==> flow/design.v <==
module PC(
    input [31:0]npc,
    input clk,
    input rst_n,
    input stall_PC,
    output [31:0]pc
);
reg rst_n_reg;
reg [31:0]pc_reg;
assign pc=pc_reg;
always@(posedge clk)
begin
    rst_n_reg<=rst_n;    
end
always@(posedge clk or negedge rst_n)
begin
    if(~rst_n)
    begin
        pc_reg <= 0;
    end
    else if(~rst_n_reg)
    begin
        pc_reg <=0;
    end
    else if(stall_PC)
    begin
        pc_reg<=pc_reg;
    end
    else
    begin
        pc_reg <= npc;
    end
end
endmodule
module NPC(
    input [31:0]pc,
    input [31:0]c,
    input npc_op,
    output [31:0]pc_4,
    output [31:0]npc
);
reg [31:0]pc_4_reg;
reg [31:0]npc_reg;
assign pc_4=pc_4_reg;
assign npc=npc_reg;
always@(*)
begin
    pc_4_reg=pc+4;
end
always@(*)
begin
    case (npc_op)
        1'b0:
        begin
            npc_reg=pc+4;
        end 
        1'b1:
        begin
            npc_reg=c;
        end
        default: npc_reg=pc+4;
    endcase
end
endmodule
module RF(
    input [31:0]wD,
    input rst_n,
    input [4:0]wR,
    input [4:0]rR1,
    input [4:0]rR2,
    input we,
    input clk,
    output [31:0]rD1,
    output [31:0]rD2,
    output wire [31:0]rdata_19
);
reg [31:0]dataReg[31:0];
assign rD1 = (rR1 == 5'b0)?32'b0:dataReg[rR1];
assign rD2 = (rR2 == 5'b0)?32'b0:dataReg[rR2];
assign rdata_19 = dataReg[19];
always @(posedge clk or negedge rst_n) 
begin
    if(!rst_n)
    begin
        dataReg[0]  <= 32'b0;
        dataReg[1]  <= 32'b0;
        dataReg[2]  <= 32'b0;
        dataReg[3]  <= 32'b0;
        dataReg[4]  <= 32'b0;
        dataReg[5]  <= 32'b0;
        dataReg[6]  <= 32'b0;
        dataReg[7]  <= 32'b0;
        dataReg[8]  <= 32'b0;
        dataReg[9]  <= 32'b0;
        dataReg[10] <= 32'b0;
        dataReg[11] <= 32'b0;
        dataReg[12] <= 32'b0;
        dataReg[13] <= 32'b0;
        dataReg[14] <= 32'b0;
        dataReg[15] <= 32'b0;
        dataReg[16] <= 32'b0;
        dataReg[17] <= 32'b0;
        dataReg[18] <= 32'b0;
        dataReg[19] <= 32'b0;
        dataReg[20] <= 32'b0;
        dataReg[21] <= 32'b0;
        dataReg[22] <= 32'b0;
        dataReg[23] <= 32'b0;
        dataReg[24] <= 32'b0;
        dataReg[25] <= 32'b0;
        dataReg[26] <= 32'b0;
        dataReg[27] <= 32'b0;
        dataReg[28] <= 32'b0;
        dataReg[29] <= 32'b0;
        dataReg[30] <= 32'b0;
        dataReg[31] <= 32'b0;
    end
    else if(we && wR<32)
    begin
        dataReg[wR]<=wD;    
    end    
end
endmodule
module SEXT(
    input [24:0]din,
    input [2:0]sext_op,
    output [31:0]ext
);
reg [31:0] ext_reg;
assign ext=ext_reg;
always@(*)
begin
    case (sext_op)
        3'b000: 
        begin
            ext_reg={{20{din[24]}},din[24:13]};
        end
        3'b001: 
        begin
            ext_reg={{20{din[24]}},din[24:18],din[4:0]};
        end
        3'b010: 
        begin
            ext_reg={din[24:5],{12{1'b0}}};
        end
        3'b011: 
        begin
            ext_reg={{12{din[24]}},din[12:5],din[13],din[23:14],1'b0};
        end
        3'b100:
        begin
            ext_reg={{20{din[24]}},din[0],din[23:18],din[4:1],1'b0};
        end
        default: 
            ext_reg={{7{1'b0}},din[24:0]};
    endcase
end
endmodule
module Control(
    input [31:0]inst,
    input breq,
    input brlt,
    output npc_op,
    output rf_we,
    output brun,
    output asel,
    output bsel,
    output [1:0]wbsel,
    output dram_we,
    output [3:0]alu_op,
    output [2:0]sext_op,
    output reg rR1_use,
    output reg rR2_use
);
wire [10:0] op;
reg npc_op_reg;
reg rf_we_reg;
reg asel_reg;
reg bsel_reg;
reg [1:0]wbsel_reg;
reg dram_we_reg;
reg [3:0]alu_op_reg;
reg [2:0]sext_op_reg;
assign npc_op=npc_op_reg;
assign rf_we=rf_we_reg;
assign asel=asel_reg;
assign bsel=bsel_reg;
assign wbsel=wbsel_reg;
assign dram_we=dram_we_reg;
assign alu_op=alu_op_reg;
assign sext_op=sext_op_reg;
assign op = {inst[30],inst[14:12],inst[6:0]};
always@(*)
begin
    case (op)
        11'b00001100111:
        begin
            npc_op_reg=1;
        end
        11'b10001100111:
        begin
            npc_op_reg=1;
        end
        11'b00001100011:
        begin
            if (breq==1) 
            begin
                npc_op_reg=1;    
            end
            else
            begin
                npc_op_reg=0;
            end
        end
        11'b10001100011:
        begin
            if (breq==1) 
            begin
                npc_op_reg=1;    
            end
            else
            begin
                npc_op_reg=0;
            end
        end
        11'b00011100011:
        begin
            if (breq==1) 
            begin
                npc_op_reg=0;    
            end
            else
            begin
                npc_op_reg=1;
            end
        end
        11'b10011100011:
        begin
            if (breq==1) 
            begin
                npc_op_reg=0;    
            end
            else
            begin
                npc_op_reg=1;
            end
        end
        11'b01001100011:
        begin
            if (brlt==1) 
            begin
                npc_op_reg=1;    
            end
            else
            begin
                npc_op_reg=0;
            end
        end
        11'b11001100011:
        begin
            if (brlt==1) 
            begin
                npc_op_reg=1;    
            end
            else
            begin
                npc_op_reg=0;
            end
        end
        11'b01011100011:
        begin
            if (brlt==1) 
            begin
                npc_op_reg=0;    
            end
            else
            begin
                npc_op_reg=1;
            end
        end
        11'b11011100011:
        begin
            if (brlt==1) 
            begin
                npc_op_reg=0;    
            end
            else
            begin
                npc_op_reg=1;
            end
        end
        default:
        begin
            case (op[6:0])
                7'b1101111: 
                begin
                    npc_op_reg=1;
                end
                default: npc_op_reg=0;
            endcase
        end
    endcase
end
always@(*)
begin
    sext_op_reg=0;
    case(op)
        11'b00000110011:
        begin
            alu_op_reg=0;
            rf_we_reg=1;
            asel_reg=1;
            bsel_reg=0;
            dram_we_reg=0;
            wbsel_reg=1;
            rR1_use=1;
            rR2_use=1;
        end
        11'b10000110011:
        begin
            alu_op_reg=1;
            rf_we_reg=1;
            asel_reg=1;
            bsel_reg=0;
            dram_we_reg=0;
            wbsel_reg=1;
            rR1_use=1;
            rR2_use=1;
        end
        11'b01110110011:
        begin
            alu_op_reg=2;
            rf_we_reg=1;
            asel_reg=1;
            bsel_reg=0;
            dram_we_reg=0;
            wbsel_reg=1;
            rR1_use=1;
            rR2_use=1;
        end
        11'b01100110011:
        begin
            alu_op_reg=3;
            rf_we_reg=1;
            asel_reg=1;
            bsel_reg=0;
            dram_we_reg=0;
            wbsel_reg=1;
            rR1_use=1;
            rR2_use=1;
        end
        11'b01000110011:
        begin
            alu_op_reg=4;
            rf_we_reg=1;
            asel_reg=1;
            bsel_reg=0;
            dram_we_reg=0;
            wbsel_reg=1;
            rR1_use=1;
            rR2_use=1;
        end
        11'b00010110011:
        begin
            alu_op_reg=5;
            rf_we_reg=1;
            asel_reg=1;
            bsel_reg=0;
            dram_we_reg=0;
            wbsel_reg=1;
            rR1_use=1;
            rR2_use=1;
        end
        11'b01010110011:
        begin
            alu_op_reg=6;
            rf_we_reg=1;
            asel_reg=1;
            bsel_reg=0;
            dram_we_reg=0;
            wbsel_reg=1;
            rR1_use=1;
            rR2_use=1;
        end
        11'b11010110011:
        begin
            alu_op_reg=7;
            rf_we_reg=1;
            asel_reg=1;
            bsel_reg=0;
            dram_we_reg=0;
            wbsel_reg=1;
            rR1_use=1;
            rR2_use=1;
        end
        11'b00000010011:
        begin
            alu_op_reg=0;
            sext_op_reg=0;
            rf_we_reg=1;
            asel_reg=1;
            bsel_reg=1;
            dram_we_reg=0;
            wbsel_reg=1;
            rR1_use=1;
            rR2_use=0;
        end
        11'b10000010011:
        begin
            alu_op_reg=0;
            sext_op_reg=0;
            rf_we_reg=1;
            asel_reg=1;
            bsel_reg=1;
            dram_we_reg=0;
            wbsel_reg=1;
            rR1_use=1;
            rR2_use=0;
        end
        11'b01110010011:
        begin
            alu_op_reg=2;
            sext_op_reg=0;
            rf_we_reg=1;
            asel_reg=1;
            bsel_reg=1;
            dram_we_reg=0;
            wbsel_reg=1;
            rR1_use=1;
            rR2_use=0;
        end
        11'b11110010011:
        begin
            alu_op_reg=2;
            sext_op_reg=0;
            rf_we_reg=1;
            asel_reg=1;
            bsel_reg=1;
            dram_we_reg=0;
            wbsel_reg=1;
            rR1_use=1;
            rR2_use=0;
        end
        11'b01100010011:
        begin
            alu_op_reg=3;
            sext_op_reg=0;
            rf_we_reg=1;
            asel_reg=1;
            bsel_reg=1;
            dram_we_reg=0;
            wbsel_reg=1;
            rR1_use=1;
            rR2_use=0;
        end
        11'b11100010011:
        begin
            alu_op_reg=3;
            sext_op_reg=0;
            rf_we_reg=1;
            asel_reg=1;
            bsel_reg=1;
            dram_we_reg=0;
            wbsel_reg=1;
            rR1_use=1;
            rR2_use=0;
        end
        11'b01000010011:
        begin
            alu_op_reg=4;
            sext_op_reg=0;
            rf_we_reg=1;
            asel_reg=1;
            bsel_reg=1;
            dram_we_reg=0;
            wbsel_reg=1;
            rR1_use=1;
            rR2_use=0;
        end
        11'b11000010011:
        begin
            alu_op_reg=4;
            sext_op_reg=0;
            rf_we_reg=1;
            asel_reg=1;
            bsel_reg=1;
            dram_we_reg=0;
            wbsel_reg=1;
            rR1_use=1;
            rR2_use=0;
        end
        11'b00010010011:
        begin
            alu_op_reg=5;
            sext_op_reg=0;
            rf_we_reg=1;
            asel_reg=1;
            bsel_reg=1;
            dram_we_reg=0;
            wbsel_reg=1;
            rR1_use=1;
            rR2_use=0;
        end
        11'b01010010011:
        begin
            alu_op_reg=6;
            sext_op_reg=0;
            rf_we_reg=1;
            asel_reg=1;
            bsel_reg=1;
            dram_we_reg=0;
            wbsel_reg=1;
            rR1_use=1;
            rR2_use=0;
        end
        11'b11010010011:
        begin
            alu_op_reg=7;
            sext_op_reg=0;
            rf_we_reg=1;
            asel_reg=1;
            bsel_reg=1;
            dram_we_reg=0;
            wbsel_reg=1;
            rR1_use=1;
            rR2_use=0;
        end
        11'b00100000011:
        begin
            alu_op_reg=0;
            sext_op_reg=0;
            rf_we_reg=1;
            asel_reg=1;
            bsel_reg=1;
            dram_we_reg=0;
            wbsel_reg=2;
            rR1_use=1;
            rR2_use=0;
        end
        11'b10100000011:
        begin
            alu_op_reg=0;
            sext_op_reg=0;
            rf_we_reg=1;
            asel_reg=1;
            bsel_reg=1;
            dram_we_reg=0;
            wbsel_reg=2;
            rR1_use=1;
            rR2_use=0;
        end
        11'b00001100111:
        begin
            alu_op_reg=0;
            sext_op_reg=0;
            rf_we_reg=1;
            asel_reg=1;
            bsel_reg=1;
            dram_we_reg=0;
            wbsel_reg=0;
            rR1_use=1;
            rR2_use=0;
        end
        11'b10001100111:
        begin
            alu_op_reg=0;
            sext_op_reg=0;
            rf_we_reg=1;
            asel_reg=1;
            bsel_reg=1;
            dram_we_reg=0;
            wbsel_reg=0;
            rR1_use=1;
            rR2_use=0;
        end
        11'b00100100011:
        begin
            alu_op_reg=0;
            sext_op_reg=1;
            rf_we_reg=0;
            asel_reg=1;
            bsel_reg=1;
            dram_we_reg=1;
            wbsel_reg=1;
            rR1_use=1;
            rR2_use=1;
        end
        11'b10100100011:
        begin
            alu_op_reg=0;
            sext_op_reg=1;
            rf_we_reg=0;
            asel_reg=1;
            bsel_reg=1;
            dram_we_reg=1;
            wbsel_reg=1;
            rR1_use=1;
            rR2_use=1;
        end
        11'b00001100011:
        begin
            alu_op_reg=0;
            sext_op_reg=4;
            rf_we_reg=0;
            asel_reg=0;
            bsel_reg=1;
            dram_we_reg=0;
            wbsel_reg=1;
            rR1_use=1;
            rR2_use=1;
        end
        11'b10001100011:
        begin
            alu_op_reg=0;
            sext_op_reg=4;
            rf_we_reg=0;
            asel_reg=0;
            bsel_reg=1;
            dram_we_reg=0;
            wbsel_reg=1;
            rR1_use=1;
            rR2_use=1;
        end
        11'b00011100011:
        begin
            alu_op_reg=0;
            sext_op_reg=4;
            rf_we_reg=0;
            asel_reg=0;
            bsel_reg=1;
            dram_we_reg=0;
            wbsel_reg=1;
            rR1_use=1;
            rR2_use=1;
        end
        11'b10011100011:
        begin
            alu_op_reg=0;
            sext_op_reg=4;
            rf_we_reg=0;
            asel_reg=0;
            bsel_reg=1;
            dram_we_reg=0;
            wbsel_reg=1;
            rR1_use=1;
            rR2_use=1;
        end
        11'b01001100011:
        begin
            alu_op_reg=0;
            sext_op_reg=4;
            rf_we_reg=0;
            asel_reg=0;
            bsel_reg=1;
            dram_we_reg=0;
            wbsel_reg=1;
            rR1_use=1;
            rR2_use=1;
        end
        11'b11001100011:
        begin
            alu_op_reg=0;
            sext_op_reg=4;
            rf_we_reg=0;
            asel_reg=0;
            bsel_reg=1;
            dram_we_reg=0;
            wbsel_reg=1;
            rR1_use=1;
            rR2_use=1;
        end
        11'b01011100011:
        begin
            alu_op_reg=0;
            sext_op_reg=4;
            rf_we_reg=0;
            asel_reg=0;
            bsel_reg=1;
            dram_we_reg=0;
            wbsel_reg=1;
            rR1_use=1;
            rR2_use=1;
        end
        11'b11011100011:
        begin
            alu_op_reg=0;
            sext_op_reg=4;
            rf_we_reg=0;
            asel_reg=0;
            bsel_reg=1;
            dram_we_reg=0;
            wbsel_reg=1;
            rR1_use=1;
            rR2_use=1;
        end
        default:
        begin
            case (op[6:0])
                7'b0110111: 
                begin
                    alu_op_reg=8;
                    sext_op_reg=2;
                    rf_we_reg=1;
                    asel_reg=0;
                    bsel_reg=1;
                    dram_we_reg=0;
                    wbsel_reg=1;
                    rR1_use=0;
                    rR2_use=0;
                end
                7'b1101111: 
                begin
                    alu_op_reg=0;
                    sext_op_reg=3;
                    rf_we_reg=1;
                    asel_reg=0;
                    bsel_reg=1;
                    dram_we_reg=0;
                    wbsel_reg=0;
                    rR1_use=0;
                    rR2_use=0;
                end
                default:
                begin
                    alu_op_reg=15;
                    sext_op_reg=0;
                    rf_we_reg=0;
                    asel_reg=1;
                    bsel_reg=0;
                    dram_we_reg=0;
                    wbsel_reg=1;
                    rR1_use=0;
                    rR2_use=0;
                end
            endcase
        end
    endcase
end
endmodule
module BC(
    input [31:0]a,
    input [31:0]b,
    input BrUn,
    output BrEq,
    output BrLt
);
reg BrEq_reg;
reg BrLt_reg;
assign BrEq = BrEq_reg;
assign BrLt = BrLt_reg;
always@(*)
begin
    if(a==b)
    begin
        BrEq_reg = 1;
        BrLt_reg = 0;
    end
    else if($signed(a)<$signed(b))
    begin
        BrLt_reg = 1;
        BrEq_reg = 0;
    end
    else
    begin
        BrEq_reg = 0;
        BrLt_reg = 0;
    end
end
endmodule
module ALU(
    input [31:0]a,
    input [31:0]b,
    input [3:0]op,
    output [31:0]c
);
reg [31:0]c_reg;
wire [4:0] shift;
assign c=c_reg;
assign shift = b[4:0];
always@(*)
begin
    case(op)
        4'b0000:
        begin
            c_reg=a+b;
        end
        4'b0001:
        begin
            c_reg=a-b;
        end
        4'b0010:
        begin
            c_reg=a&b;
        end
        4'b0011:
        begin
            c_reg=a|b;
        end
        4'b0100:
        begin
            c_reg=a^b;
        end
        4'b0101:
        begin
            case(shift)
                5'd00: c_reg = a;
                5'd01: c_reg = a << 01;
                5'd02: c_reg = a << 02;
                5'd03: c_reg = a << 03;
                5'd04: c_reg = a << 04;
                5'd05: c_reg = a << 05;
                5'd06: c_reg = a << 06;
                5'd07: c_reg = a << 07;
                5'd08: c_reg = a << 08;
                5'd09: c_reg = a << 09;
                5'd10: c_reg = a << 10;
                5'd11: c_reg = a << 11;
                5'd12: c_reg = a << 12;
                5'd13: c_reg = a << 13;
                5'd14: c_reg = a << 14;
                5'd15: c_reg = a << 15;
                5'd16: c_reg = a << 16;
                5'd17: c_reg = a << 17;
                5'd18: c_reg = a << 18;
                5'd19: c_reg = a << 19;
                5'd20: c_reg = a << 20;
                5'd21: c_reg = a << 21;
                5'd22: c_reg = a << 22;
                5'd23: c_reg = a << 23;
                5'd24: c_reg = a << 24;
                5'd25: c_reg = a << 25;
                5'd26: c_reg = a << 26;
                5'd27: c_reg = a << 27;
                5'd28: c_reg = a << 28;
                5'd29: c_reg = a << 29;
                5'd30: c_reg = a << 30;
                5'd31: c_reg = a << 31;
                default: c_reg = a;
            endcase
        end
        4'b0110:
        begin
            case(shift)
                5'd00: c_reg = a;
                5'd01: c_reg = a >> 01;
                5'd02: c_reg = a >> 02;
                5'd03: c_reg = a >> 03;
                5'd04: c_reg = a >> 04;
                5'd05: c_reg = a >> 05;
                5'd06: c_reg = a >> 06;
                5'd07: c_reg = a >> 07;
                5'd08: c_reg = a >> 08;
                5'd09: c_reg = a >> 09;
                5'd10: c_reg = a >> 10;
                5'd11: c_reg = a >> 11;
                5'd12: c_reg = a >> 12;
                5'd13: c_reg = a >> 13;
                5'd14: c_reg = a >> 14;
                5'd15: c_reg = a >> 15;
                5'd16: c_reg = a >> 16;
                5'd17: c_reg = a >> 17;
                5'd18: c_reg = a >> 18;
                5'd19: c_reg = a >> 19;
                5'd20: c_reg = a >> 20;
                5'd21: c_reg = a >> 21;
                5'd22: c_reg = a >> 22;
                5'd23: c_reg = a >> 23;
                5'd24: c_reg = a >> 24;
                5'd25: c_reg = a >> 25;
                5'd26: c_reg = a >> 26;
                5'd27: c_reg = a >> 27;
                5'd28: c_reg = a >> 28;
                5'd29: c_reg = a >> 29;
                5'd30: c_reg = a >> 30;
                5'd31: c_reg = a >> 31;
                default: c_reg = a;
            endcase
        end
        4'b0111:
        begin
            case(shift)
                5'd00: c_reg = a;
                5'd01: c_reg = $signed(a) >>> 01;
                5'd02: c_reg = $signed(a) >>> 02;
                5'd03: c_reg = $signed(a) >>> 03;
                5'd04: c_reg = $signed(a) >>> 04;
                5'd05: c_reg = $signed(a) >>> 05;
                5'd06: c_reg = $signed(a) >>> 06;
                5'd07: c_reg = $signed(a) >>> 07;
                5'd08: c_reg = $signed(a) >>> 08;
                5'd09: c_reg = $signed(a) >>> 09;
                5'd10: c_reg = $signed(a) >>> 10;
                5'd11: c_reg = $signed(a) >>> 11;
                5'd12: c_reg = $signed(a) >>> 12;
                5'd13: c_reg = $signed(a) >>> 13;
                5'd14: c_reg = $signed(a) >>> 14;
                5'd15: c_reg = $signed(a) >>> 15;
                5'd16: c_reg = $signed(a) >>> 16;
                5'd17: c_reg = $signed(a) >>> 17;
                5'd18: c_reg = $signed(a) >>> 18;
                5'd19: c_reg = $signed(a) >>> 19;
                5'd20: c_reg = $signed(a) >>> 20;
                5'd21: c_reg = $signed(a) >>> 21;
                5'd22: c_reg = $signed(a) >>> 22;
                5'd23: c_reg = $signed(a) >>> 23;
                5'd24: c_reg = $signed(a) >>> 24;
                5'd25: c_reg = $signed(a) >>> 25;
                5'd26: c_reg = $signed(a) >>> 26;
                5'd27: c_reg = $signed(a) >>> 27;
                5'd28: c_reg = $signed(a) >>> 28;
                5'd29: c_reg = $signed(a) >>> 29;
                5'd30: c_reg = $signed(a) >>> 30;
                5'd31: c_reg = $signed(a) >>> 31;
                default: c_reg = a;
            endcase
        end
        4'b1000:
        begin
            c_reg=b;
        end
        default:c_reg=a;
    endcase
end
endmodule
module hazard_ctrl(
    input   [4:0] wR_EX,
    input   [4:0] wR_MEM,
    input   [4:0] wR_WB,
    input   rf_we_EX,
    input   rf_we_MEM,
    input   rf_we_WB,
    input   [4:0] rR1_ID,
    input   [4:0] rR2_ID,
    input   rR1_use,
    input   rR2_use,
    input   [31:0] pc4_EX,
    input   [31:0] c_EX,
    input   [31:0] wD_MEM,
    input   [31:0] wD_WB,
    input   [1:0] WBsel_EX,
    input   npc_op_EX,
    output  reg [31:0] rD1_fw,
    output  reg [31:0] rD2_fw,
    output  rD1_fw_op,
    output  rD2_fw_op,
    output  reg stall_PC,
    output  reg stall_IF_ID,
    output  reg flush_IF_ID,
    output  reg flush_ID_EX
);
wire [31:0] wD_EX = (WBsel_EX==0)?pc4_EX:c_EX;
wire r1_wb_hazard_EX,r1_wb_hazard_MEM,r1_wb_hazard_WB;
wire r2_wb_hazard_EX,r2_wb_hazard_MEM,r2_wb_hazard_WB;
assign rD1_fw_op=((r1_wb_hazard_EX&(WBsel_EX!=1))|r1_wb_hazard_MEM|r1_wb_hazard_WB);
assign rD2_fw_op=((r2_wb_hazard_EX&(WBsel_EX!=1))|r2_wb_hazard_MEM|r2_wb_hazard_WB);
assign r1_wb_hazard_EX = ((wR_EX==rR1_ID)&rf_we_EX&rR1_use&(wR_EX!=5'b0));
assign r1_wb_hazard_MEM= ((wR_MEM==rR1_ID)&rf_we_MEM&rR1_use&(wR_MEM!=5'b0));
assign r1_wb_hazard_WB = ((wR_WB==rR1_ID)&rf_we_WB&rR1_use&(wR_WB!=5'b0));
assign r2_wb_hazard_EX = ((wR_EX==rR2_ID)&rf_we_EX&rR2_use&(wR_EX!=5'b0));
assign r2_wb_hazard_MEM= ((wR_MEM==rR2_ID)&rf_we_MEM&rR2_use&(wR_MEM!=5'b0));
assign r2_wb_hazard_WB = ((wR_WB==rR2_ID)&rf_we_WB&rR2_use&(wR_WB!=5'b0));
always@(*)
begin
    if(r1_wb_hazard_EX) rD1_fw=wD_EX;
    else if(r1_wb_hazard_MEM) rD1_fw=wD_MEM;
    else if(r1_wb_hazard_WB) rD1_fw=wD_WB;
    else    rD1_fw=0;
end
always@(*)
begin
    if(r2_wb_hazard_EX) rD2_fw=wD_EX;
    else if(r2_wb_hazard_MEM) rD2_fw=wD_MEM;
    else if(r2_wb_hazard_WB) rD2_fw=wD_WB;
    else    rD2_fw=0;
end
wire load_hazard = ((r1_wb_hazard_EX | r2_wb_hazard_EX)&(WBsel_EX==1));
always@(*)
begin
    if(load_hazard) stall_PC=1;
    else    stall_PC=0;
end
always@(*)
begin
    if(load_hazard) stall_IF_ID=1;
    else    stall_IF_ID=0;
end
wire ctrl_hazard = npc_op_EX;
always@(*)
begin
    if(ctrl_hazard) flush_IF_ID=1;
    else    flush_IF_ID=0;
end
always@(*)
begin
    if(ctrl_hazard) flush_ID_EX=1;
    else if(load_hazard)    flush_ID_EX=1;
    else    flush_ID_EX=0;
end
endmodule
module Reg_IF_ID(
    input   clk,
    input   rst_n,
    input   [31:0]inst_IF,
    input   [31:0]pc_IF,
    input   [31:0]pc4_IF,
    input   stall_IF_ID,
    input   flush_IF_ID,
    output  reg [31:0]inst_ID,
    output  reg [31:0]pc_ID,
    output  reg [31:0]pc4_ID
);
always@(posedge clk or negedge rst_n)
begin
    if(~rst_n)
    begin
        inst_ID<=0;
    end
    else if(flush_IF_ID)
    begin
        inst_ID<=0;
    end
    else if(stall_IF_ID)
    begin
        inst_ID<=inst_ID;
    end
    else
    begin
        inst_ID<=inst_IF;
    end
end
always@(posedge clk or negedge rst_n)
begin
    if(~rst_n)
    begin
        pc_ID<=0;
    end
    else if(flush_IF_ID)
    begin
        pc_ID<=0;
    end
    else if(stall_IF_ID)
    begin
        pc_ID<=pc_ID;
    end
    else
    begin
        pc_ID<=pc_IF;
    end
end
always@(posedge clk or negedge rst_n)
begin
    if(~rst_n)
    begin
        pc4_ID<=0;
    end
    else if(flush_IF_ID)
    begin
        pc4_ID<=0;
    end
    else if(stall_IF_ID)
    begin
        pc4_ID<=pc4_ID;
    end
    else
    begin
        pc4_ID<=pc4_IF;
    end
end
endmodule
module Reg_ID_EX(
    input   clk,
    input   rst_n,
    input   [31:0]pc_ID,
    input   [31:0]pc4_ID,
    input   [31:0]rD1_ID,
    input   [31:0]rD2_ID,
    input   [31:0]ext_ID,
    input   [4:0]wR_ID,
    input   Bsel_ID,
    input   Asel_ID,
    input   [3:0]Alu_op_ID,
    input   RF_we_ID,
    input   Dram_we_ID,
    input   [1:0]WBsel_ID,
    input   npc_op_ID,
    input   flush_ID_EX,
    input   [31:0]rD1_fw,
    input   [31:0]rD2_fw,
    input   rD1_fw_op,
    input   rD2_fw_op,
    output  reg [31:0]pc_EX,
    output  reg [31:0]pc4_EX,
    output  reg [31:0]rD1_EX,
    output  reg [31:0]rD2_EX,
    output  reg [31:0]ext_EX,
    output  reg [4:0]wR_EX,
    output  reg Bsel_EX,
    output  reg Asel_EX,
    output  reg [3:0]Alu_op_EX,
    output  reg RF_we_EX,
    output  reg Dram_we_EX,
    output  reg [1:0]WBsel_EX,
    output  reg npc_op_EX
);
always@(posedge clk or negedge rst_n)
begin
    if(~rst_n)
    begin
        npc_op_EX<=0;
    end
    else
    begin
        npc_op_EX<=npc_op_ID;
    end
end
always@(posedge clk or negedge rst_n)
begin
    if(~rst_n)
    begin
        WBsel_EX<=0;
    end
    else if(flush_ID_EX)
    begin
        WBsel_EX<=0;
    end
    else
    begin
        WBsel_EX<=WBsel_ID;
    end
end
always@(posedge clk or negedge rst_n)
begin
    if(~rst_n)
    begin
        Dram_we_EX<=0;
    end
    else if(flush_ID_EX)
    begin
        Dram_we_EX<=0;
    end
    else
    begin
        Dram_we_EX<=Dram_we_ID;
    end
end
always@(posedge clk or negedge rst_n)
begin
    if(~rst_n)
    begin
        RF_we_EX<=0;
    end
    else if(flush_ID_EX)
    begin
        RF_we_EX<=0;
    end
    else
    begin
        RF_we_EX<=RF_we_ID;
    end
end
always@(posedge clk or negedge rst_n)
begin
    if(~rst_n)
    begin
        Alu_op_EX<=0;
    end
    else if(flush_ID_EX)
    begin
        Alu_op_EX<=0;
    end
    else
    begin
        Alu_op_EX<=Alu_op_ID;
    end
end
always@(posedge clk or negedge rst_n)
begin
    if(~rst_n)
    begin
        Asel_EX<=0;
    end
    else
    begin
        Asel_EX<=Asel_ID;
    end
end
always@(posedge clk or negedge rst_n)
begin
    if(~rst_n)
    begin
        Bsel_EX<=0;
    end
    else
    begin
        Bsel_EX<=Bsel_ID;
    end
end
always@(posedge clk or negedge rst_n)
begin
    if(~rst_n)
    begin
        wR_EX<=0;
    end
    else
    begin
        wR_EX<=wR_ID;
    end
end
always@(posedge clk or negedge rst_n)
begin
    if(~rst_n)
    begin
        pc_EX<=0;
    end
    else
    begin
        pc_EX<=pc_ID;
    end
end
always@(posedge clk or negedge rst_n)
begin
    if(~rst_n)
    begin
        pc4_EX<=0;
    end
    else
    begin
        pc4_EX<=pc4_ID;
    end
end
always@(posedge clk or negedge rst_n)
begin
    if(~rst_n)
    begin
        rD1_EX<=0;
    end
    else if(rD1_fw_op)
    begin
        rD1_EX<=rD1_fw;
    end
    else
    begin
        rD1_EX<=rD1_ID;
    end
end
always@(posedge clk or negedge rst_n)
begin
    if(~rst_n)
    begin
        rD2_EX<=0;
    end
    else if(rD2_fw_op)
    begin
        rD2_EX<=rD2_fw;
    end
    else
    begin
        rD2_EX<=rD2_ID;
    end
end
always@(posedge clk or negedge rst_n)
begin
    if(~rst_n)
    begin
        ext_EX<=0;
    end
    else
    begin
        ext_EX<=ext_ID;
    end
end
endmodule
module Reg_EX_MEM(
    input   clk,
    input   rst_n,
    input   [31:0]pc4_EX,
    input   [31:0]c_EX,
    input   [31:0]rD2_EX,
    input   [4:0]wR_EX,
    input   RF_we_EX,
    input   Dram_we_EX,
    input   [1:0]WBsel_EX,
    output  reg [31:0] pc4_MEM,
    output  reg [31:0] c_MEM,
    output  reg [31:0] rD2_MEM,
    output  reg [4:0] wR_MEM,
    output  reg RF_we_MEM,
    output  reg Dram_we_MEM,
    output  reg [1:0] WBsel_MEM
);
always@(posedge clk or negedge rst_n)
begin
    if(~rst_n)
    begin
        rD2_MEM<=0;
    end
    else
    begin
        rD2_MEM<=rD2_EX;
    end
end
always@(posedge clk or negedge rst_n)
begin
    if(~rst_n)
    begin
        pc4_MEM<=0;
    end
    else
    begin
        pc4_MEM<=pc4_EX;
    end
end
always@(posedge clk or negedge rst_n)
begin
    if(~rst_n)
    begin
        c_MEM<=0;
    end
    else
    begin
        c_MEM<=c_EX;
    end
end
always@(posedge clk or negedge rst_n)
begin
    if(~rst_n)
    begin
        wR_MEM<=0;
    end
    else
    begin
        wR_MEM<=wR_EX;
    end
end
always@(posedge clk or negedge rst_n)
begin
    if(~rst_n)
    begin
        RF_we_MEM<=0;
    end
    else
    begin
        RF_we_MEM<=RF_we_EX;
    end
end
always@(posedge clk or negedge rst_n)
begin
    if(~rst_n)
    begin
        Dram_we_MEM<=0;
    end
    else
    begin
        Dram_we_MEM<=Dram_we_EX;
    end
end
always@(posedge clk or negedge rst_n)
begin
    if(~rst_n)
    begin
        WBsel_MEM<=0;
    end
    else
    begin
        WBsel_MEM<=WBsel_EX;
    end
end
endmodule
module Reg_MEM_WB(
    input   clk,
    input   rst_n,
    input   [31:0]RF_wd_MEM,
    input   [4:0]wR_MEM,
    input   RF_we_MEM,
    output  reg [31:0] RF_wd_WB,
    output  reg [4:0] wR_WB,
    output  reg RF_we_WB
);
always@(posedge clk or negedge rst_n)
begin
    if(~rst_n)
    begin
        RF_wd_WB<=0;
    end
    else
    begin
        RF_wd_WB<=RF_wd_MEM;
    end
end
always@(posedge clk or negedge rst_n)
begin
    if(~rst_n)
    begin
        wR_WB<=0;
    end
    else
    begin
        wR_WB<=wR_MEM;
    end
end
always@(posedge clk or negedge rst_n)
begin
    if(~rst_n)
    begin
        RF_we_WB<=0;
    end
    else
    begin
        RF_we_WB<=RF_we_MEM;
    end
end
endmodule
module cpu_top(
    input wire clk,
    input wire rst_n,
    input wire [31:0] rData,
    input wire [31:0] inst,
    output wire [31:0] pc,
    output wire [31:0] display,
    output wire [31:0] addr,
    output wire [31:0] wData,
    output wire wen,
    output wire [31:0] rdata_19
);
wire [31:0] rdata_19_out;
assign rdata_19 = rdata_19_out;
assign display = inst;
wire [31:0] npc;
wire npc_op;
wire [31:0] pc_4;
wire [2:0] sext_op;
wire [31:0] ext;
wire rf_we;
wire [31:0] regData_1;
wire [31:0] regData_2;
wire [31:0] regData_wb;
wire brun;
wire breq;
wire brlt;
wire bsel;
wire asel;
wire [31:0] alu_a;
wire [31:0] alu_b;
wire [31:0] alu_c;
wire [3:0] alu_op;
wire dram_we;
wire [31:0] dram_rd;
wire [1:0] wbsel;
assign alu_a = (Asel_EX_con==1)?rD1_EX_con:pc_EX_con;
assign alu_b = (Bsel_EX_con==1)?ext_EX_con:rD2_EX_con;
assign regData_wb = (WBsel_MEM_con==0)?pc4_MEM_con:((WBsel_MEM_con==1)?c_MEM_con:dram_rd);
assign addr=c_MEM_con;
assign wData=rD2_MEM_con;
assign wen = Dram_we_MEM_con;
assign dram_rd=rData;
wire [31:0]inst_ID_con;
wire [31:0]pc_ID_con,pc_EX_con;
wire [31:0]pc4_ID_con,pc4_EX_con,pc4_MEM_con;
wire [31:0]rD1_EX_con,rD2_EX_con,rD2_MEM_con;
wire [31:0]ext_EX_con;
wire [4:0]wR_EX_con,wR_MEM_con,wR_WB_con;
wire Asel_EX_con,Bsel_EX_con;
wire [3:0]Alu_op_EX_con;
wire RF_we_EX_con,RF_we_MEM_con,RF_we_WB_con;
wire Dram_we_EX_con,Dram_we_MEM_con;
wire [1:0]WBsel_EX_con,WBsel_MEM_con;
wire [31:0]c_MEM_con;
wire [31:0]RF_wd_WB_con;
wire [31:0]rD1_fw_con,rD2_fw_con;
wire stall_PC_con,stall_IF_ID_con;
wire flush_IF_ID_con,flush_ID_EX_con;
wire rD1_fw_op_con,rD2_fw_op_con;
wire rR1_use_con,rR2_use_con;
wire npc_op_EX_con;
hazard_ctrl U_hazard_ctrl(
    .wR_EX(wR_EX_con),
    .wR_MEM(wR_MEM_con),
    .wR_WB(wR_WB_con),
    .rf_we_EX(RF_we_EX_con),
    .rf_we_MEM(RF_we_MEM_con),
    .rf_we_WB(RF_we_WB_con),
    .rR1_ID(inst_ID_con[19:15]),
    .rR2_ID(inst_ID_con[24:20]),
    .pc4_EX(pc4_EX_con),
    .c_EX(alu_c),
    .wD_MEM(regData_wb),
    .wD_WB(RF_wd_WB_con),
    .WBsel_EX(WBsel_EX_con),
    .npc_op_EX(npc_op_EX_con),
    .rR1_use(rR1_use_con),
    .rR2_use(rR2_use_con),
    .rD1_fw(rD1_fw_con),
    .rD2_fw(rD2_fw_con),
    .rD1_fw_op(rD1_fw_op_con),
    .rD2_fw_op(rD2_fw_op_con),
    .stall_PC(stall_PC_con),
    .stall_IF_ID(stall_IF_ID_con),
    .flush_IF_ID(flush_IF_ID_con),
    .flush_ID_EX(flush_ID_EX_con)
);
NPC npcImpl(
    .pc(pc),
    .c(alu_c),
    .npc_op(npc_op_EX_con),
    .pc_4(pc_4),
    .npc(npc)
);
PC pcImpl(
    .pc(pc),
    .clk(clk),
    .rst_n(rst_n),
    .stall_PC(stall_PC_con),
    .npc(npc)
);
Reg_IF_ID U_Reg_IF_ID(
    .clk(clk),
    .rst_n(rst_n),
    .inst_IF(inst),
    .pc_IF(pc),
    .pc4_IF(pc_4),
    .stall_IF_ID(stall_IF_ID_con),
    .flush_IF_ID(flush_IF_ID_con),
    .inst_ID(inst_ID_con),
    .pc_ID(pc_ID_con),
    .pc4_ID(pc4_ID_con)
);
RF rfImpl(
    .wD(RF_wd_WB_con),
    .wR(wR_WB_con),
    .rR1(inst_ID_con[19:15]),
    .rR2(inst_ID_con[24:20]),
    .we(RF_we_WB_con),
    .clk(clk),
    .rst_n(rst_n),
    .rD1(regData_1),
    .rD2(regData_2),
    .rdata_19(rdata_19_out)
);
SEXT sextImpl(
    .din(inst_ID_con[31:7]),
    .sext_op(sext_op),
    .ext(ext)
);
Reg_ID_EX U_Reg_ID_EX(
    .clk(clk),
    .rst_n(rst_n),
    .pc_ID(pc_ID_con),
    .pc4_ID(pc4_ID_con),
    .rD1_ID(regData_1),
    .rD2_ID(regData_2),
    .ext_ID(ext),
    .wR_ID(inst_ID_con[11:7]),
    .Bsel_ID(bsel),
    .Asel_ID(asel),
    .Alu_op_ID(alu_op),
    .RF_we_ID(rf_we),
    .Dram_we_ID(dram_we),
    .WBsel_ID(wbsel),
    .npc_op_ID(npc_op),
    .flush_ID_EX(flush_ID_EX_con),
    .rD1_fw(rD1_fw_con),
    .rD2_fw(rD2_fw_con),
    .rD1_fw_op(rD1_fw_op_con),
    .rD2_fw_op(rD2_fw_op_con),
    .npc_op_EX(npc_op_EX_con),
    .pc_EX(pc_EX_con),
    .pc4_EX(pc4_EX_con),
    .rD1_EX(rD1_EX_con),
    .rD2_EX(rD2_EX_con),
    .ext_EX(ext_EX_con),
    .wR_EX(wR_EX_con),
    .Bsel_EX(Bsel_EX_con),
    .Asel_EX(Asel_EX_con),
    .Alu_op_EX(Alu_op_EX_con),
    .RF_we_EX(RF_we_EX_con),
    .Dram_we_EX(Dram_we_EX_con),
    .WBsel_EX(WBsel_EX_con)
);
BC bcImpl(
    .a(regData_1),
    .b(regData_2),
    .BrUn(brun),
    .BrEq(breq),
    .BrLt(brlt)
);
ALU aluImpl(
    .a(alu_a),
    .b(alu_b),
    .op(Alu_op_EX_con),
    .c(alu_c)
);
Reg_EX_MEM U_Reg_EX_MEM(
    .clk(clk),
    .rst_n(rst_n),
    .pc4_EX(pc4_EX_con),
    .c_EX(alu_c),
    .rD2_EX(rD2_EX_con),
    .wR_EX(wR_EX_con),
    .RF_we_EX(RF_we_EX_con),
    .Dram_we_EX(Dram_we_EX_con),
    .WBsel_EX(WBsel_EX_con),
    .pc4_MEM(pc4_MEM_con),
    .c_MEM(c_MEM_con),
    .rD2_MEM(rD2_MEM_con),
    .wR_MEM(wR_MEM_con),
    .RF_we_MEM(RF_we_MEM_con),
    .Dram_we_MEM(Dram_we_MEM_con),
    .WBsel_MEM(WBsel_MEM_con)
);
Reg_MEM_WB U_Reg_MEM_WB(
    .clk(clk),
    .rst_n(rst_n),
    .RF_wd_MEM(regData_wb),
    .wR_MEM(wR_MEM_con),
    .RF_we_MEM(RF_we_MEM_con),
    .RF_wd_WB(RF_wd_WB_con),
    .wR_WB(wR_WB_con),
    .RF_we_WB(RF_we_WB_con)
);
Control controlImpl(
    .inst(inst_ID_con),
    .breq(breq),
    .brlt(brlt),
    .npc_op(npc_op),
    .rf_we(rf_we),
    .brun(brun),
    .asel(asel),
    .bsel(bsel),
    .wbsel(wbsel),
    .dram_we(dram_we),
    .alu_op(alu_op),
    .sext_op(sext_op),
    .rR1_use(rR1_use_con),
    .rR2_use(rR2_use_con)
);
endmodule
From RTL to reports: cpu_top. Tool output for the design above, in the order of the flow. Lines are those of the file above, counted from 1. Operators carry their Yosys type and port widths (W data, S select, Z words). Cell names lack the library's common part. Not given: -

Design top: cpu_top. Clock: clk. Library: sky130hd. Timing corner: tt_025C_1v80.

Word-level counts. Counts by Yosys on the flattened word-level netlist (proc, flatten, opt, wreduce). Print and check cells are left out. Cells with the same type and inputs are merged into one.

Order comparisons: 2. The figure for muxes and demuxes is 61. For reduce/logical cells the number is 66. The entry for equal/unequal tests reads 183. Bitwise logic cells: 30. Add/sub/neg operators: 3.

Operators by type and width (number): $pmux W32 S32 (3); $pmux W32 S31 (2); $mux W32 (23); $eq A5 B5 Y1 const B (64); $pmux W32 S9 (1); $eq A5 B4 Y1 const B (32); $pmux W32 S5 (1); $eq A11 B11 Y1 const B (14); $eq A11 B10 Y1 const B (10); $eq A5 B3 Y1 const B (16); $pmux W32 S2 (1); $reduce_and A2 Y1 (31); $reduce_or A25 Y1 (2); $eq A5 B2 Y1 const B (8); $eq A11 B8 Y1 const B (3); $reduce_or A33 Y1 (1); $add A32 B3 Y32 const B (1); $add A32 B32 Y32 (1); $sub A32 B32 Y32 (1); $lt A32 B32 Y1 (1); $eq A32 B32 Y1 (1); $and A32 B32 Y32 (1); $or A32 B32 Y32 (1); $xor A32 B32 Y32 (1); $pmux W4 S8 (1); $eq A5 B5 Y1 (6); $reduce_or A29 Y1 (1); $reduce_or A23 Y1 (1).

Other operator kinds: 42; their cells: 116.

For elaborated cells the number is 404. The entry for output and inout bits reads 161. The entry for flip-flop bits (word level) reads 1440. The figure for input bits is 66.

Logic depth. Depth = most cells in a row (Yosys ltp): at word level without a register or memory, in the mapped netlist without a sequential cell, where the memories' decode and read muxes count.

Under depth after elaboration stands 10. For ABC_AREA the number is 0. The entry for mapped depth reads 27. The figure for mapped depth without buffers is 20.

Mapped cells and area. Source: synth_stat.txt of the flow (Yosys; design flattened, memories mapped). It holds for the ABC_AREA given above (unset counts as 0); a run with the other value may have another netlist.

Cells by type: dfrtp_1 (number 1439, total area 3.6E+04 um2); mux2_2 (number 1005, total area 1.13E+04 um2); a22oi_1 (number 664, total area 4.98E+03 um2); nand2_1 (number 586, total area 2199.61 um2); clkbuf_1 (number 569, total area 2.14E+03 um2); a21oi_1 (number 393, total area 1.97E+03 um2); a221oi_1 (number 194, total area 1699.13 um2); ha_1 (number 133, total area 1.66E+03 um2); a22o_1 (number 170, total area 1.49E+03 um2); o21ai_0 (number 259, total area 1.3E+03 um2); nor2_1 (number 345, total area 1.29E+03 um2); o22ai_1 (number 193, total area 1.21E+03 um2); mux2i_1 (number 96, total area 960.922 um2); nand4_1 (number 151, total area 944.656 um2); a222oi_1 (number 83, total area 830.797 um2); nor3_1 (number 156, total area 780.749 um2); nand3_1 (number 144, total area 720.691 um2); xnor2_1 (number 63, total area 551.779 um2).

Other cell types: 94; their cells: 1129.

For flip-flops the number is 1441. Under sequential part of the area stands 0.0360558 mm2. The entry for mapped area reads 0.0801619 mm2. The entry for cells in the netlist reads 7772. Buffer cells: 798.

By module: a second synthesis without flattening, with its own total; a netlist apart from the flattened one above.

For cell total of the unflattened synthesis the number is 8552. The figure for area total of the unflattened synthesis is 0.0866418 mm2.

Rows give one instance, submodules left out.

Modules: RF (cells 4705, area 0.0519536 mm2, times used 1, seq. area 0.0248238 mm2); ALU (cells 2006, area 0.012562 mm2, times used 1, seq. area 0 mm2); Reg_ID_EX (cells 256, area 0.0055428 mm2, times used 1, seq. area 0.0044042 mm2); Reg_IF_ID (cells 310, area 0.00391 mm2, times used 1, seq. area 0.0024023 mm2); Reg_EX_MEM (cells 105, area 0.0026275 mm2, times used 1, seq. area 0.0026275 mm2); hazard_ctrl (cells 337, area 0.002376 mm2, times used 1, seq. area 0 mm2); cpu_top (cells 211, area 0.0020257 mm2, times used 1, seq. area 0 mm2); PC (cells 104, area 0.0014239 mm2, times used 1, seq. area 0.0008208 mm2); NPC (cells 178, area 0.0011886 mm2, times used 1, seq. area 0 mm2); Reg_MEM_WB (cells 38, area 0.0009509 mm2, times used 1, seq. area 0.0009509 mm2); BC (cells 117, area 0.0008408 mm2, times used 1, seq. area 0 mm2); SEXT (cells 119, area 0.0007745 mm2, times used 1, seq. area 0 mm2); Control (cells 66, area 0.0004654 mm2, times used 1, seq. area 0 mm2).

Path before layout. Source: OpenSTA report_checks on the synthesized netlist (no wires, ideal clock, input and output delay 20% of the period each), path of least setup slack; recovery checks are left aside. Register names are those of the netlist, which keeps one name where synthesis merged equal registers.

Kind: flip-flop to flip-flop. Start: register U_Reg_ID_EX.Bsel_EX. End: register U_Reg_ID_EX.rD2_EX[16]. The figure for launch time at the first pin is 0.000 ns. Clock period: 8.5 ns. Under library setup time stands 0.129 ns. Under path delay stands 5.143 ns. Driving pins on the path: 23. The entry for slack reads 3.356 ns. For required time the number is 8.371 ns. Buffers on the path: 7. For arrival time the number is 5.014 ns. The figure for period reached after synthesis is 5.144 ns.

"path delay" = arrival - input delay + setup time. "driving pins on the path" counts driving pins, that of a launching flip-flop among them; a cell with two outputs on the path counts twice. "period reached after synthesis" is the clock period less the worst setup slack; recovery checks do not enter. This is arithmetic on one report: input and output delays are still those of the set period (20% each). Between the ends stands the longest chain of elaborated cells between them, by number of cells; it is not shown to be the way that was timed. Of several equally long chains one is given. Each line given opens the expression or statement behind the cell; cells for indexed reads and writes are added by Yosys, which also makes memories of some case tables. A register here has more assigning lines than the two given.

Cell sequence: dfrtp_1 > buf_6 > buf_6 > mux2i_4 > inv_2 > buf_6 > buf_2 > buf_2 > buf_2 > buf_2 > ha_1 > mux2_2 > ha_1 > a21o_1 > a22o_1 > a2111oi_1 > a21oi_1 > or3_1 > a31oi_1 > a21oi_1 > o21ai_1 > nor2_1 > o41a_1. Cells in the longest elaborated chain: 7. Under elaborated cells between the ends (all ways) stands 45. Those cells by class: add/sub (2); eq/ne (31); mux (8); logic (3); reduce/logical (1).

RTL lines, path post-synthesis: from (decl) (line 1097) `output  reg Bsel_EX,`; from (assign) (line 1191) `Bsel_EX<=0;`; from (assign) (line 1195) `Bsel_EX<=Bsel_ID;`; $mux W32 (line 1450) `assign alu_b = (Bsel_EX_con==1)?ext_EX_con:rD2_EX_con;`; $eq A5 B5 Y1 (line 881) `case(shift)`; $pmux W32 S32 (line 881); $pmux W32 S9 (line 782) `case(op)`; $mux W32 (line 951) `wire [31:0] wD_EX = (WBsel_EX==0)?pc4_EX:c_EX;`; $mux W32 (line 971) `if(r2_wb_hazard_EX) rD2_fw=wD_EX;`; $mux W32 (line 1252) `else if(rD2_fw_op)`; to (assign) (line 1254) `rD2_EX<=rD2_fw;`; to (assign) (line 1258) `rD2_EX<=rD2_ID;`; to (decl) (line 1094) `output  reg [31:0]rD2_EX,`.

Path in the finished layout. Path of least setup slack in the final report of flow run B (OpenROAD, finished layout, wires in). Where an end is a register, its clock arrival counts in the times.

Kind: flip-flop to flip-flop. Start: register U_Reg_IF_ID.inst_ID[16]. End: register U_Reg_ID_EX.npc_op_EX. For arrival time the number is 7.47 ns. The entry for slack reads 0.65 ns. Under library setup time stands 0.13 ns. The figure for launch time at the first pin is 0.83 ns. Clock period: 7.41 ns. Buffers on the path: 1. Driving pins on the path: 17. For required time the number is 8.12 ns.

Between the ends stands the longest chain of elaborated cells between them, by number of cells; it is not shown to be the way that was timed. Of several equally long chains one is given. A register here has more assigning lines than the two given.

Cell sequence: dfrtp_1 > nand3_1 > nor2_4 > buf_4 > a22o_1 > a221oi_1 > nand4_1 > nor3_1 > nor2_1 > ha_1 > nand4_1 > nor3_1 > nand3_1 > a211oi_2 > nor3_1 > mux2i_1 > nand3_1. Cells in the longest elaborated chain: 8. Under elaborated cells between the ends (all ways) stands 44. Those cells by class: compare (1); eq/ne (32); mux (10); reduce/logical (1).

RTL lines, path post-layout: from (decl) (line 1008) `output  reg [31:0]inst_ID,`; from (assign) (line 1024) `inst_ID<=inst_ID;`; from (assign) (line 1028) `inst_ID<=inst_IF;`; $eq A5 B5 Y1 (line 78) `assign rD1 = (rR1 == 5'b0)?32'b0:dataReg[rR1];`; $pmux W32 S31 (line 78); $mux W32 (line 78); $lt A32 B32 Y1 (line 758) `else if($signed(a)<$signed(b))`; $mux W1 (line 758); $mux W1 (line 753) `if(a==b)`; $mux W1 (line 283) `if (brlt==1)`; $pmux W1 S5 (line 195) `case (op)`; to (assign) (line 1109) `npc_op_EX<=0;`; to (assign) (line 1113) `npc_op_EX<=npc_op_ID;`; to (decl) (line 1103) `output  reg npc_op_EX`.

Subject: cpu_top on sky130hd, stored results

Hello all,

Flow measurements of cpu_top on sky130hd: 2 stored runs with different settings, listed in no order. Input and output delays are each 20% of the period that was set; the output load is 0.01 pF. "period achieved" = clock period - worst setup slack. The figure is calculated, with input and output delays left at 20% of the set period. "worst path time" = time allowed to the worst setup path (clock period - input delay - output delay, where it has them) - its slack; a late launch clock adds to it, a late capture clock takes from it. By "total design power" is meant OpenSTA's value without simulated activity: inputs other than the clock are taken to toggle once in ten clock periods, and the tool carries that through the logic.

Files of flow run A:
==> flow/run.sh <==
#!/bin/bash
# the make line also repeats the synthesis and layout settings of config.mk as NAME=value (left out here)
make -C /OpenROAD-flow-scripts/flow DESIGN_CONFIG=/design/flow/config.mk WORK_HOME=/design/flow/orfs CLKGATE_MAP_FILE= finish
==> flow/config.mk <==
export PLATFORM = sky130hd
export DESIGN_NAME = cpu_top
export DESIGN_NICKNAME = cpu_top
export VERILOG_FILES = /design/flow/design.v
export SDC_FILE = /design/flow/constraint.sdc
export NUM_CORES = 4
export LEC_CHECK = 0
export ABC_AREA = 1
export CAP_MARGIN = 30
export CELL_PAD_IN_SITES_DETAIL_PLACEMENT = 2
export CELL_PAD_IN_SITES_GLOBAL_PLACEMENT = 2
export CORE_MARGIN = 2
export CORE_UTILIZATION = 68
export CTS_CLUSTER_DIAMETER = 134
export GPL_TIMING_DRIVEN = 1
export PLACE_DENSITY = 0.44
export SLEW_MARGIN = 20
==> flow/constraint.sdc <==
create_clock -name core_clock -period 9.56 [get_ports {clk}]
set_input_delay 1.9120 -clock core_clock [delete_from_list [all_inputs] [get_ports {clk}]]
set_output_delay 1.9120 -clock core_clock [all_outputs]
set_load 0.01 [all_outputs]

Outcome of flow run A: not finished: placement ended with error GPL-0301.

Files of flow run B:
==> flow/run.sh <==
#!/bin/bash
# the make line also repeats the synthesis and layout settings of config.mk as NAME=value (left out here)
make -C /OpenROAD-flow-scripts/flow DESIGN_CONFIG=/design/flow/config.mk WORK_HOME=/design/flow/orfs CLKGATE_MAP_FILE= finish
==> flow/config.mk <==
export PLATFORM = sky130hd
export DESIGN_NAME = cpu_top
export DESIGN_NICKNAME = cpu_top
export VERILOG_FILES = /design/flow/design.v
export SDC_FILE = /design/flow/constraint.sdc
export NUM_CORES = 4
export LEC_CHECK = 0
export CAP_MARGIN = 20
export CORE_MARGIN = 2
export CORE_UTILIZATION = 30
export PLACE_DENSITY = 0.38
export SETUP_SLACK_MARGIN = 0.2
export SLEW_MARGIN = 20
==> flow/constraint.sdc <==
create_clock -name core_clock -period 7.41 [get_ports {clk}]
set_input_delay 1.4820 -clock core_clock [delete_from_list [all_inputs] [get_ports {clk}]]
set_output_delay 1.4820 -clock core_clock [all_outputs]
set_load 0.01 [all_outputs]

Results of flow run B. The period achieved comes to 6.756 ns. The standard-cell area after layout comes to 0.0948347 mm2. The measured total design power is 19439 µW. The worst-case hold slack reads 0.343 ns. The measured worst path time is 6.76 ns. Worst path kind: flip-flop to flip-flop. The final design utilization is 35.7 %. The measured setup slack of the worst path is 0.654 ns. For the area of the die the run shows 0.271358 mm2. The total negative slack is 0.000 ns. The Yosys chip area after synthesis is 0.0801619 mm2.

Thanks
